==> flow/design.v <==
module slave_apb ( 
                   output reg [ 8-1 : 0 ]   prdata, 			 
                   output reg                         pready, 			 
                   output reg                         pslverr,			 
		   input                	      penable,                   
                   input                	      pwrite, 			 
                   input 	         	      psel,  			 
                   input                              pclk,   			 
                   input                	      presetn, 			 
                   input      [ 8-1 : 0 ]   paddr,  			 
                   input      [ 8-1 : 0 ]   pwdata 			 
                   );
  parameter         IDLE    = 2'd0;              				 
  parameter         SETUP   = 2'd1;
  parameter         ENABLE  = 2'd2;
  reg   [ 2-1 : 0 ]   pre_state;   					 
  reg   [ 2-1 : 0 ]   nxt_state;
  reg   [ 8-1 : 0 ]    mem [ 0 : 200 ]; 		 
  reg   [ 8-1 : 0 ]    prdata_c;
  reg pready_c;
  reg pslverr_c;
  reg mem_we_c;
  always @ ( posedge pclk or negedge presetn )
  	begin 
    	     if ( ! presetn )
      			pre_state <= IDLE;
    	     else 
      			pre_state <= nxt_state;
  	end 
  always @ ( * ) 
  	begin
    		prdata_c   = 8'd0;
    		pslverr_c  = 1'b0;
    		pready_c   = 1'b0;
    		mem_we_c   = 1'b0;
    	 	nxt_state  = IDLE;     
		case ( pre_state )
			IDLE   : begin  
          				if ( psel == 1 ) 
            					nxt_state = SETUP;
	        			else
          				     begin
            					nxt_state = IDLE;
  	        				prdata_c = 8'd0;
          				     end
        			end  
      		      SETUP  : begin  
          				nxt_state  = ENABLE;
        			end  
		     ENABLE : begin  
				    pready_c = psel;
						if ( psel == 1 )   
              						nxt_state    = SETUP;
            					else
              						nxt_state    = IDLE; 
		      		    if(paddr <= 200)
          				begin
            					pslverr_c      = 1'b0;
	         				 if(!pwrite)      
              						prdata_c     = mem [ paddr ];
            					else 
	            					mem_we_c     = psel;
          			        end  
				else
				        pslverr_c     = psel;
        		     end  
                  default : nxt_state = IDLE;
    endcase
  end  
  always @ ( posedge pclk )
  	if ( mem_we_c )
  		mem [ paddr ] <= pwdata;
  always @ ( posedge pclk or negedge presetn)
 	 begin
    		if ( ! presetn)
    			begin
      				prdata    <= 8'b0;
      				pready    <= 1'b0;
      				pslverr   <= 1'b0;
    			end  
    	     else
    		begin
      			pready  <= pready_c;
      		   if ( ( pre_state == ENABLE ) )
      			begin
        			prdata  <= prdata_c;
        			pslverr <= pslverr_c;
      			end
    		end
  	end
endmodule
# Reports on slave_apb

Module slave_apb before and after one edit of its RTL, step after step.
"unedited" refers to lines of the RTL above, "edited" to lines of the edited file.
"difference": "edited" minus "unedited" as printed here. "rel. change": 100 x difference / "unedited".
Operators carry their Yosys type and port widths (W data, S select, Z words).
Not given: -

Design top: slave_apb
Clock: pclk
Standard-cell library: sky130hd
Library corner: tt_025C_1v80

# Edit of the RTL

The edit as a unified diff against the file above.
The edit is scripted: it alters the design's behaviour and was not made to optimise anything.

```diff
@@ -76,10 +76,8 @@
     			begin
       				prdata    <= 8'b0;
-      				pready    <= 1'b0;
       				pslverr   <= 1'b0;
     			end  
     	     else
     		begin
-      			pready  <= pready_c;
       		   if ( ( pre_state == ENABLE ) )
       			begin
@@ -89,3 +87,4 @@
     		end
   	end
+  always @(*) pready = pready_c;
 endmodule
```

# Word-level counts

Counts by Yosys on the flattened word-level netlist (proc, flatten, opt, wreduce; memories kept). Register bits leave out memories and registers merged into their read ports (data or address); mux counts leave out enables and synchronous resets folded into registers. Print and check cells are left out. Cells with the same type and inputs are merged into one.
Yosys's memory passes give these memory sizes; they may raise the number of words (mostly to a power of two), join words into wider ones and drop unused or constant bits.

Cells by class:

| item                 | unedited | edited | difference | rel. change (%) |
| $lt $le $gt $ge      | 1        | 1      | 0          | 0.00 |
| mux-type cells       | 12       | 12     | 0          | 0.00 |
| reduce/logical cells | 2        | 2      | 0          | 0.00 |
| eq/ne operators      | 2        | 2      | 0          | 0.00 |

Unchanged operator kinds not shown: 8.

Storage and ports:

| item                       | unedited | edited | difference | rel. change (%) |
| RAM bits                   | 1,608    | 1,608  | 0          | 0.00 |
| bits in registers          | 12       | 11     | -1         | -8.33 |
| bits of input ports        | 21       | 21     | 0          | 0.00 |
| output and inout port bits | 10       | 10     | 0          | 0.00 |
| word-level cells           | 22       | 21     | -1         | -4.55 |
| memories kept              | 1        | 1      | 0          | 0.00 |

Memory list:

| item                                         | unedited             | edited |
| shape (words x width / read and write ports) | mem 201 x 8 bit 1R1W | mem 201 x 8 bit 1R1W |

# Logic depth

Depth = most cells in a row (Yosys ltp): at word level without a register or memory, in the mapped netlist without a sequential cell, where the memories' decode and read muxes count.

Logic depth:

| item                          | unedited | edited | difference | rel. change (%) |
| depth in word-level cells     | 4        | 4      | 0          | 0.00 |
| ABC_AREA                      | 0        | 0      | -          | - |
| gate-level depth with buffers | 12       | 12     | 0          | 0.00 |
| mapped depth without buffers  | 7        | 7      | 0          | 0.00 |

# Synthesis result

Yosys stat after the flow's synthesis: flattened, memories mapped to cells. It holds for the ABC_AREA given above (unset counts as 0); a run with the other value may have another netlist.

Cell types:

| cell type                | unedited | edited | difference | rel. change (%) |
| sky130_fd_sc_hd__dfrtp_1 | 12       | 11     | -1         | -8.33 |

Unchanged cell types not shown: 58.

Mapped netlist:

| item                            | unedited | edited   | difference | rel. change (%) |
| buffers                         | 188      | 188      | 0          | 0.00 |
| cell area after synthesis (µm²) | 63,504.7 | 63,479.6 | -25.1      | -0.04 |
| mapped cells                    | 3,110    | 3,109    | -1         | -0.03 |
| sequential area (µm²)           | 48,612.9 | 48,587.8 | -25.1      | -0.05 |
| flip-flop cells                 | 1,621    | 1,620    | -1         | -0.06 |

# Path before layout

OpenSTA on the mapped netlist: ideal clock, no wires. The path of least setup slack (recovery checks aside). Input and output delay are each 20% of the period. Register names are those of the netlist, which keeps one name where synthesis merged equal registers.

Timing after synthesis:

| item                                | unedited           | edited             | difference | rel. change (%) |
| path kind                           | input-to-reg       | input-to-reg       | -          | - |
| from                                | input paddr[1]     | input paddr[1]     | -          | - |
| to                                  | memory mem[198][0] | memory mem[198][0] | -          | - |
| library setup time (ps)             | 371                | 371                | 0          | - |
| data arrival time (ps)              | 3,824              | 3,824              | 0          | 0.00 |
| input delay (ps)                    | 2,000              | 2,000              | 0          | 0.00 |
| required time (ps)                  | 9,629              | 9,629              | 0          | 0.00 |
| time at the first pin (ps)          | 2,000              | 2,000              | 0          | 0.00 |
| path slack (ps)                     | 5,806              | 5,806              | 0          | - |
| path delay (ps)                     | 2,195              | 2,195              | 0          | 0.00 |
| period (ps)                         | 10,000             | 10,000             | 0          | 0.00 |
| path buffers                        | 6                  | 6                  | 0          | 0.00 |
| stages                              | 9                  | 9                  | 0          | 0.00 |
| period reached after synthesis (ps) | 4,194              | 4,194              | 0          | 0.00 |

"path delay" = arrival - input delay + setup time.
"stages" counts driving pins, that of a launching flip-flop among them; a cell with two outputs on the path counts twice.
"period reached after synthesis" = period - worst setup slack (recovery checks aside). The figure is calculated, with input and output delays left at 20% of the set period.
The rows between start and end are the longest chain of elaborated cells between them; the timing report does not say that the signal goes this way. Where chains are equally long, one stands for them.
Each line given opens the expression or statement behind the cell; cells for indexed reads and writes are added by Yosys, which also makes memories of some case tables.
unedited: The path ends at the enable pin of a flip-flop; only ways to that pin are counted.

Between the ends, after synthesis, unedited:
Cell sequence: sky130_fd_sc_hd__buf_2 > sky130_fd_sc_hd__buf_2 > sky130_fd_sc_hd__buf_2 > sky130_fd_sc_hd__buf_6 > sky130_fd_sc_hd__buf_6 > sky130_fd_sc_hd__nor2b_1 > sky130_fd_sc_hd__nand2_1 > sky130_fd_sc_hd__clkbuf_1 > sky130_fd_sc_hd__nor2_1
Length of the longest elaborated chain: 4
Elaborated cells between the ends (all ways): 5
RTL lines with such cells: 3
Classes of those cells: 1 x compare; 4 x mux

RTL lines, path after synthesis, unedited:

| item               | line | text |
| start: declaration | 10   | `input [ 8-1 : 0 ] paddr,` |
| $le A8 B8 Y1       | 56   | `if(paddr <= 200)` |
| $mux W1            | 56   |  |
| $mux W1            | 37   | `case ( pre_state )` |
| $mux W8            | 71   | `if ( mem_we_c )` |
| end: declaration   | 18   | `reg [ 8-1 : 0 ] mem [ 0 : 200 ];` |

edited: The path ends at the enable pin of a flip-flop; only ways to that pin are counted.

Between the ends, after synthesis, edited:
Cell sequence: sky130_fd_sc_hd__buf_2 > sky130_fd_sc_hd__buf_2 > sky130_fd_sc_hd__buf_2 > sky130_fd_sc_hd__buf_6 > sky130_fd_sc_hd__buf_6 > sky130_fd_sc_hd__nor2b_1 > sky130_fd_sc_hd__nand2_1 > sky130_fd_sc_hd__clkbuf_1 > sky130_fd_sc_hd__nor2_1
Length of the longest elaborated chain: 4
Elaborated cells between the ends (all ways): 5
RTL lines with such cells: 3
Classes of those cells: 1 x compare; 4 x mux

RTL lines, path after synthesis, edited:

| item               | line | text |
| start: declaration | 10   | `input [ 8-1 : 0 ] paddr,` |
| $le A8 B8 Y1       | 56   | `if(paddr <= 200)` |
| $mux W1            | 56   |  |
| $mux W1            | 37   | `case ( pre_state )` |
| $mux W8            | 71   | `if ( mem_we_c )` |
| end: declaration   | 18   | `reg [ 8-1 : 0 ] mem [ 0 : 200 ];` |

# Timing after layout

Path of least setup slack in the final report of the runs of pair 1 (OpenROAD, finished layout, wires in). Where an end is a register, its clock arrival counts in the times.
The report prints the path's times to 10 ps; the period is as set.

Timing after layout:

| item                       | unedited           | edited             | difference | rel. change (%) |
| path kind                  | input-to-reg       | input-to-reg       | -          | - |
| from                       | input paddr[3]     | input paddr[1]     | -          | - |
| to                         | memory mem[193][3] | register prdata[4] | -          | - |
| required time (ps)         | 5,860              | 6,090              | +230       | +3.92 |
| time at the first pin (ps) | 1,090              | 1,090              | 0          | 0.00 |
| path slack (ps)            | 1,690              | 1,690              | 0          | - |
| data arrival time (ps)     | 4,170              | 4,400              | +230       | +5.52 |
| library setup time (ps)    | 380                | 150                | -230       | - |
| stages                     | 7                  | 8                  | +1         | +14.29 |
| period (ps)                | 5,460              | 5,460              | 0          | 0.00 |
| input delay (ps)           | 1,090              | 1,090              | 0          | 0.00 |
| path buffers               | 1                  | 1                  | 0          | 0.00 |

The rows between start and end are the longest chain of elaborated cells between them; the timing report does not say that the signal goes this way. Where chains are equally long, one stands for them.
The chain passes a memory read, where the word-level depth is cut; so it can be longer than that depth.
unedited: The path ends at the enable pin of a flip-flop; only ways to that pin are counted.

Between the ends, after layout, unedited:
Cell sequence: sky130_fd_sc_hd__buf_2 > sky130_fd_sc_hd__nor2b_1 > sky130_fd_sc_hd__nand2_1 > sky130_fd_sc_hd__a211o_1 > sky130_fd_sc_hd__nand3_1 > sky130_fd_sc_hd__nand4_1 > sky130_fd_sc_hd__nor2_1
Length of the longest elaborated chain: 4
Elaborated cells between the ends (all ways): 5
RTL lines with such cells: 3
Classes of those cells: 1 x compare; 4 x mux

RTL lines, path after layout, unedited:

| item               | line | text |
| start: declaration | 10   | `input [ 8-1 : 0 ] paddr,` |
| $le A8 B8 Y1       | 56   | `if(paddr <= 200)` |
| $mux W1            | 56   |  |
| $mux W1            | 37   | `case ( pre_state )` |
| $mux W8            | 71   | `if ( mem_we_c )` |
| end: declaration   | 18   | `reg [ 8-1 : 0 ] mem [ 0 : 200 ];` |

Between the ends, after layout, edited:
Cell sequence: sky130_fd_sc_hd__buf_8 > sky130_fd_sc_hd__nor2b_4 > sky130_fd_sc_hd__a22oi_1 > sky130_fd_sc_hd__a31oi_1 > sky130_fd_sc_hd__o2111ai_1 > sky130_fd_sc_hd__o31a_1 > sky130_fd_sc_hd__o32ai_1 > sky130_fd_sc_hd__a21oi_1
Length of the longest elaborated chain: 3
Elaborated cells between the ends (all ways): 4
RTL lines with such cells: 3
Classes of those cells: 1 x compare; 2 x mux; 1 x memory

RTL lines, path after layout, edited:

| item               | line | text |
| start: declaration | 10   | `input [ 8-1 : 0 ] paddr,` |
| $mem_v2 Z201 W8    | 18   | `reg [ 8-1 : 0 ] mem [ 0 : 200 ];` |
| $mux W8            | 59   | `if(!pwrite)` |
| $mux W8            | 56   | `if(paddr <= 200)` |
| end: assignment    | 77   | `prdata <= 8'b0;` |
| end: assignment    | 84   | `prdata <= prdata_c;` |
| end: declaration   | 2    | `output reg [ 8-1 : 0 ] prdata,` |

# Measured runs

Both versions went through the flow (Yosys, OpenROAD) with the same settings in each pair. Constraints: input delay and output delay 20% of the set period each, output load 0.01 pF.

Settings, pair 1:
CORE_UTILIZATION: 45
PLACE_DENSITY: 0.6
period_ns: 5.46
CAP_MARGIN: 20
CORE_MARGIN: 2
SLEW_MARGIN: 20

Measured results, pair 1:

| item                                  | unedited  | edited    | difference | rel. change (%) |
| worst setup slack after layout (ps)   | 1,687     | 1,688     | +1         | - |
| achieved period (ps)                  | 3,773     | 3,772     | -1         | -0.03 |
| std-cell area (final layout) (µm²)    | 71,137.0  | 71,213.3  | +76.3      | +0.11 |
| post-route worst hold slack (ps)      | 352       | 361       | +9         | - |
| area of the synthesized netlist (µm²) | 63,504.7  | 63,479.6  | -25.1      | -0.04 |
| total die area (µm²)                  | 144,142.0 | 144,085.0 | -57.0      | -0.04 |

Settings, pair 2:
ABC_AREA: 1
CELL_PAD_IN_SITES_DETAIL_PLACEMENT: 0
CELL_PAD_IN_SITES_GLOBAL_PLACEMENT: 0
CORE_UTILIZATION: 23
CTS_CLUSTER_SIZE: 34
GPL_TIMING_DRIVEN: 0
HOLD_SLACK_MARGIN: 0.16
MIN_ROUTING_LAYER: met1
PLACE_DENSITY_LB_ADDON: 0.11
SETUP_SLACK_MARGIN: 1.53
period_ns: 5.52
CAP_MARGIN: 20
CORE_MARGIN: 2
SLEW_MARGIN: 20

Measured results, pair 2:

| item                                  | unedited  | edited    | difference | rel. change (%) |
| worst setup slack after layout (ps)   | 1,494     | 1,338     | -156       | - |
| achieved period (ps)                  | 4,026     | 4,182     | +156       | +3.87 |
| std-cell area (final layout) (µm²)    | 80,294.5  | 79,956.7  | -337.8     | -0.42 |
| post-route worst hold slack (ps)      | 352       | 352       | 0          | - |
| area of the synthesized netlist (µm²) | 67,089.3  | 67,064.3  | -25.0      | -0.04 |
| total die area (µm²)                  | 296,028.0 | 295,920.0 | -108.0     | -0.04 |

"achieved period": clock period set for the run, less the worst setup slack. It is reckoned from that one timing run; input and output delays stay at 20% of the period that was set.
